==> flow/design.v <==
module matrix_mul(
    input wire clk,
    input wire reset,
    input wire start,
    input wire [8:0][7:0] matrix_a,
    input wire [8:0][7:0] matrix_b,
    output reg [8:0][15:0] result,
    output reg done
);
reg [3:0] state;
reg [3:0] i, j, k;
reg [15:0] sum;
localparam IDLE = 4'd0, MULTIPLY = 4'd1, DONE = 4'd2;
always @(posedge clk or posedge reset) begin
    if (reset) begin
        state <= IDLE;
        done <= 0;
        i <= 0;
        j <= 0;
        k <= 0;
        sum <= 0;
    end else begin
        case (state)
            IDLE: begin
                if (start) begin
                    state <= MULTIPLY;
                    i <= 0;
                    j <= 0;
                    k <= 0;
                    sum <= 0;
                    done <= 0;
                end
            end
            MULTIPLY: begin
                if (k == 3) begin
                    result[i*3 + j] <= sum;
                    sum <= 0;
                    k <= 0;
                    if (j == 2) begin
                        j <= 0;
                        if (i == 2) begin
                            state <= DONE;
                        end else begin
                            i <= i + 1;
                        end
                    end else begin
                        j <= j + 1;
                    end
                end else begin
                    sum <= sum + matrix_a[i*3 + k] * matrix_b[k*3 + j];
                    k <= k + 1;
                end
            end
            DONE: begin
                done <= 1;
                state <= IDLE;
            end
        endcase
    end
end
endmodule
### Reports on matrix_mul

What the tools print for matrix_mul, step after step.
Lines are those of the file above, counted from 1.
Operators carry their Yosys type and port widths (W data, S select, Z words).
Not given: -

| design | value |
|---|---|
| design top | matrix_mul |
| clock port | clk |
| library | sky130hd |
| corner | tt_025C_1v80 |

### Word level

Counts by Yosys on the flattened word-level netlist (proc, flatten, opt, wreduce; memories kept). Register bits leave out memories and registers merged into their read ports (data or address). Print and check cells are left out. Cells with the same type and inputs are merged into one.

| storage and ports | value |
|---|---|
| memories | 0 |
| bits in latches | 0 |
| bits in writable memories | 0 |
| input port bits | 147 |
| output and inout port bits | 145 |
| ROM bits | 0 |
| clocked read ports x word width | 0 |
| register bits | 177 |

| operators by class | value |
|---|---|
| magnitude comparators | 0 |
| bitwise gates (word level) | 4 |
| reductions and logical operators | 10 |
| $add $sub $neg | 8 |
| mux-type cells | 20 |
| shift operators | 4 |
| div/mod/pow operators | 0 |
| $mul | 3 |
| eq/ne operators | 10 |

Operators by type and width:

| cell | number |
|---|---|
| $and A144 B144 Y144 | 1 |
| $or A144 B144 Y144 | 1 |
| $not A144 Y144 | 1 |
| $shift A16 B33 Y144 | 1 |
| $shift A16 B33 Y144 const A | 1 |
| $shiftx A72 B11 Y8 | 2 |
| $mul A8 B8 Y16 | 1 |
| $mux W4 | 11 |
| $neg A32 Y33 | 1 |
| $pmux W16 S2 | 1 |
| $mux W16 | 2 |
| $add A28 B4 Y28 | 1 |
| $mul A4 B2 Y6 const B | 2 |
| $pmux W4 S2 | 3 |
| $add A16 B16 Y16 | 1 |
| $eq A4 B2 Y1 const B | 4 |
| $add A6 B4 Y7 | 2 |
| $add A4 B1 Y4 const B | 3 |
| $pmux W4 S3 | 1 |
| $ne A2 B2 Y1 const B | 5 |
| $reduce_and A5 Y1 | 2 |
| $reduce_and A3 Y1 | 2 |
| $reduce_and A2 Y1 | 2 |
| $reduce_bool A2 Y1 | 2 |
| $eq A4 B1 Y1 const B | 1 |
| $logic_not A4 Y1 | 1 |
| $reduce_bool A3 Y1 | 1 |
| $pmux W1 S2 | 1 |

Other operator kinds: 2; their cells: 2.

### Depth

Yosys ltp: most cells in a row. Word level: on the elaborated netlist, between registers, memories and ports. Mapped: between sequential cells and ports; inverters and the memories' decode and read muxes count.

| logic depth | value |
|---|---|
| word-level depth | 7 |
| ABC_AREA | 0 |
| mapped depth | 30 |

### Netlist

The flow's flattened synthesis, as Yosys stat reports it; memories are mapped. The netlist is that of the ABC_AREA named above (0 if unset); the other value can give another one.

| synthesis totals | value |
|---|---|
| chip area (Yosys) | 12214.2 um^2 |
| mapped flip-flops | 176 |
| buffer cells | 49 |
| cells in the netlist | 964 |

Cells by type:

| cell | number | total area (um^2) |
|---|---|---|
| sky130_fd_sc_hd__edfxtp_1 | 144 | 4.32E+03 |
| sky130_fd_sc_hd__fa_1 | 57 | 1.14E+03 |
| sky130_fd_sc_hd__mux2_2 | 90 | 1.01E+03 |
| sky130_fd_sc_hd__dfrtp_1 | 31 | 775.744 |
| sky130_fd_sc_hd__ha_1 | 61 | 763.232 |
| sky130_fd_sc_hd__mux4_2 | 32 | 720.691 |
| sky130_fd_sc_hd__mux2_4 | 36 | 540.518 |
| sky130_fd_sc_hd__inv_1 | 96 | 360.346 |
| sky130_fd_sc_hd__nand2_1 | 69 | 258.998 |
| sky130_fd_sc_hd__mux2i_1 | 21 | 210.202 |
| sky130_fd_sc_hd__a21oi_1 | 29 | 145.139 |
| sky130_fd_sc_hd__nor2_1 | 38 | 142.637 |
| sky130_fd_sc_hd__a22o_1 | 15 | 131.376 |
| sky130_fd_sc_hd__xnor2_1 | 15 | 131.376 |
| sky130_fd_sc_hd__mux2_1 | 10 | 112.608 |
| sky130_fd_sc_hd__o21ai_0 | 22 | 110.106 |
| sky130_fd_sc_hd__clkbuf_1 | 28 | 105.101 |
| sky130_fd_sc_hd__nand3_1 | 21 | 105.101 |

Other cell types: 46; their cells: 149.

### Timing after synthesis

OpenSTA on the mapped netlist: ideal clock, no wires. The path of least setup slack (recovery checks aside). Input and output delay are each 20% of the period. Register names are those of the netlist, which keeps one name where synthesis merged equal registers.

| timing post-synthesis | value |
|---|---|
| kind | input port to flip-flop |
| start | in reset |
| end | reg result |
| clock period | 10000 ps |
| library setup time | 824 ps |
| data arrival time | 11780 ps |
| path slack | -2603 ps |
| required time | 9176 ps |
| stages on the path | 1 |
| buffers on the path | 0 |
| path delay | 10604 ps |
| external input delay | 2000 ps |
| synthesis period reached | 12603 ps |

"path delay" is the arrival time less input delay plus setup time.
"stages on the path" counts driving pins, that of a launching flip-flop among them; a cell with two outputs on the path counts twice.
"synthesis period reached" is the clock period less the worst setup slack; recovery checks do not enter. This is arithmetic on one report: input and output delays are still those of the set period (20% each).
Where an end lacks its bit number, it is one bit of the signal, or one of the new flip-flops if synthesis recoded a state register.
Between the ends stands the longest chain of elaborated cells between them, by number of cells; it is not shown to be the way that was timed. Of several equally long chains one is given.
A line is the first line of the expression or statement that the cell stems from. Yosys adds cells for indexed reads and writes and turns some case tables into memories.

| on the way, post-synthesis | value |
|---|---|
| cell sequence | sky130_fd_sc_hd__nor3_1 |
| cells in the longest elaborated chain | 2 |
| elaborated cells on any way between the ends | 2 |
| RTL lines with such cells | 0 |
| those cells by class | logic: 1; reduce/logical: 1 |

RTL lines, path post-synthesis:

| element | line | source |
|---|---|---|
| start, declared | 3 | `input wire reset,` |
| $not A1 Y1 | - |  |
| $reduce_and A3 Y1 | - |  |
| end, assigned | 36 | `result[i*3 + j] <= sum;` |
| end, declared | 7 | `output reg [8:0][15:0] result,` |

### Path in the finished layout

Path of least setup slack in the final report of entry A (OpenROAD, finished layout, wires in). Where an end is a register, its clock arrival counts in the times.
The path's times are printed in steps of 10 ps; the period is the one set.

| timing post-layout | value |
|---|---|
| kind | flip-flop to flip-flop |
| start | reg k[1] |
| end | reg sum[15] |
| library setup time | 80 ps |
| buffers on the path | 0 |
| clock period | 10000 ps |
| required time | 10350 ps |
| stages on the path | 26 |
| path slack | 2150 ps |
| data arrival time | 8200 ps |

Between the ends stands the longest chain of elaborated cells between them, by number of cells; it is not shown to be the way that was timed. Of several equally long chains one is given.
At most two assigning lines are given for a register; there are more.

| on the way, post-layout | value |
|---|---|
| cell sequence | sky130_fd_sc_hd__dfrtp_1 > sky130_fd_sc_hd__fa_1 > sky130_fd_sc_hd__ha_1 > sky130_fd_sc_hd__fa_1 > sky130_fd_sc_hd__nor4_1 > sky130_fd_sc_hd__nand2_1 > sky130_fd_sc_hd__a21oi_1 > sky130_fd_sc_hd__a21oi_1 > sky130_fd_sc_hd__nor2_1 > sky130_fd_sc_hd__nand2_1 > sky130_fd_sc_hd__fa_1 > sky130_fd_sc_hd__fa_1 > sky130_fd_sc_hd__inv_1 > sky130_fd_sc_hd__ha_1 > sky130_fd_sc_hd__inv_1 > sky130_fd_sc_hd__fa_1 > sky130_fd_sc_hd__inv_1 > sky130_fd_sc_hd__fa_1 > sky130_fd_sc_hd__a211o_1 > sky130_fd_sc_hd__a21oi_1 > sky130_fd_sc_hd__o21ai_0 > sky130_fd_sc_hd__nand4_1 > sky130_fd_sc_hd__a31oi_1 > sky130_fd_sc_hd__xnor2_1 > sky130_fd_sc_hd__a21oi_1 > sky130_fd_sc_hd__o22ai_1 |
| cells in the longest elaborated chain | 7 |
| elaborated cells on any way between the ends | 10 |
| RTL lines with such cells | 3 |
| those cells by class | add/sub: 3; mul: 2; eq/ne: 1; shift: 2; mux: 2 |

RTL lines, path post-layout:

| element | line | source |
|---|---|---|
| start, declared | 11 | `reg [3:0] i, j, k;` |
| start, assigned | 20 | `k <= 0;` |
| start, assigned | 51 | `k <= k + 1;` |
| $mul A4 B2 Y6 | 50 | `sum <= sum + matrix_a[i*3 + k] * matrix_b[k*3 + j];` |
| $add A6 B4 Y7 | 50 |  |
| $shiftx A72 B11 Y8 | 50 |  |
| $mul A8 B8 Y16 | 50 |  |
| $add A16 B16 Y16 | 50 |  |
| $mux W16 | 35 | `if (k == 3) begin` |
| $pmux W16 S2 | 23 | `case (state)` |
| end, assigned | 21 | `sum <= 0;` |
| end, assigned | 50 |  |
| end, declared | 12 | `reg [15:0] sum;` |

Hand-over note for matrix_mul

3 stored runs of matrix_mul in the flow (synthesis by Yosys, layout by OpenROAD, sky130hd cells), in arbitrary order. Constraints: input delay and output delay 20% of the set period each, output load 0.01 pF.
"allowed time less slack (worst setup path)": the worst setup path's part of the clock period (all of it between registers, 20% less for each end at a port) less its slack. A launch clock that arrives late makes it longer, a capture clock that arrives late makes it shorter.
"allowed time less slack (worst setup path)" is known to 10 ps.

#### Entry A

| setting | value |
|---|---|
| CAP_MARGIN | `0` |
| CELL_PAD_IN_SITES_GLOBAL_PLACEMENT | `0` |
| CORE_MARGIN | `8` |
| CTS_CLUSTER_DIAMETER | `31` |
| SETUP_SLACK_MARGIN | `1.51` |
| SLEW_MARGIN | `15` |
| period_ns | `10.0` |
| CORE_UTILIZATION | `40` |

| result | value |
|---|---|
| die area | 36383.7 um^2 |
| final worst hold slack | 504 ps |
| standard-cell area after routing | 16025.4 um^2 |
| Yosys chip area after synthesis | 12214.2 um^2 |
| allowed time less slack (worst setup path) | 7850 ps |
| kind of the worst setup path | flip-flop to flip-flop |
| worst setup slack after layout | 2149 ps |
| post-route utilization | 52.8% |

#### Entry B

| setting | value |
|---|---|
| ABC_AREA | `1` |
| CAP_MARGIN | `20` |
| CELL_PAD_IN_SITES_GLOBAL_PLACEMENT | `1` |
| CORE_ASPECT_RATIO | `1.71` |
| CORE_MARGIN | `9` |
| CORE_UTILIZATION | `72` |
| CTS_CLUSTER_SIZE | `50` |
| GPL_ROUTABILITY_DRIVEN | `0` |
| GPL_TIMING_DRIVEN | `0` |
| MAX_ROUTING_LAYER | `met4` |
| MIN_ROUTING_LAYER | `met2` |
| PLACE_DENSITY | `0.55` |
| SETUP_SLACK_MARGIN | `0.68` |
| period_ns | `4.8` |
| SLEW_MARGIN | `20` |

No final report: placement broke off with GPL-0301.

#### Entry C

| setting | value |
|---|---|
| ABC_AREA | `1` |
| CAP_MARGIN | `25` |
| CELL_PAD_IN_SITES_DETAIL_PLACEMENT | `2` |
| CELL_PAD_IN_SITES_GLOBAL_PLACEMENT | `1` |
| CORE_ASPECT_RATIO | `0.5` |
| CORE_MARGIN | `8` |
| CORE_UTILIZATION | `20` |
| CTS_CLUSTER_DIAMETER | `57` |
| CTS_CLUSTER_SIZE | `55` |
| GPL_ROUTABILITY_DRIVEN | `0` |
| GPL_TIMING_DRIVEN | `0` |
| HOLD_SLACK_MARGIN | `0.17` |
| MAX_ROUTING_LAYER | `met5` |
| MIN_ROUTING_LAYER | `met1` |
| PLACE_DENSITY_LB_ADDON | `0.28` |
| SLEW_MARGIN | `10` |
| TNS_END_PERCENT | `20` |
| period_ns | `5.76` |

| result | value |
|---|---|
| die area | 72600.9 um^2 |
| final worst hold slack | 496 ps |
| standard-cell area after routing | 18870.6 um^2 |
| Yosys chip area after synthesis | 12754.7 um^2 |
| allowed time less slack (worst setup path) | 6250 ps |
| kind of the worst setup path | flip-flop to flip-flop |
| worst setup slack after layout | -492 ps |
| post-route utilization | 29.9% |

End of note.
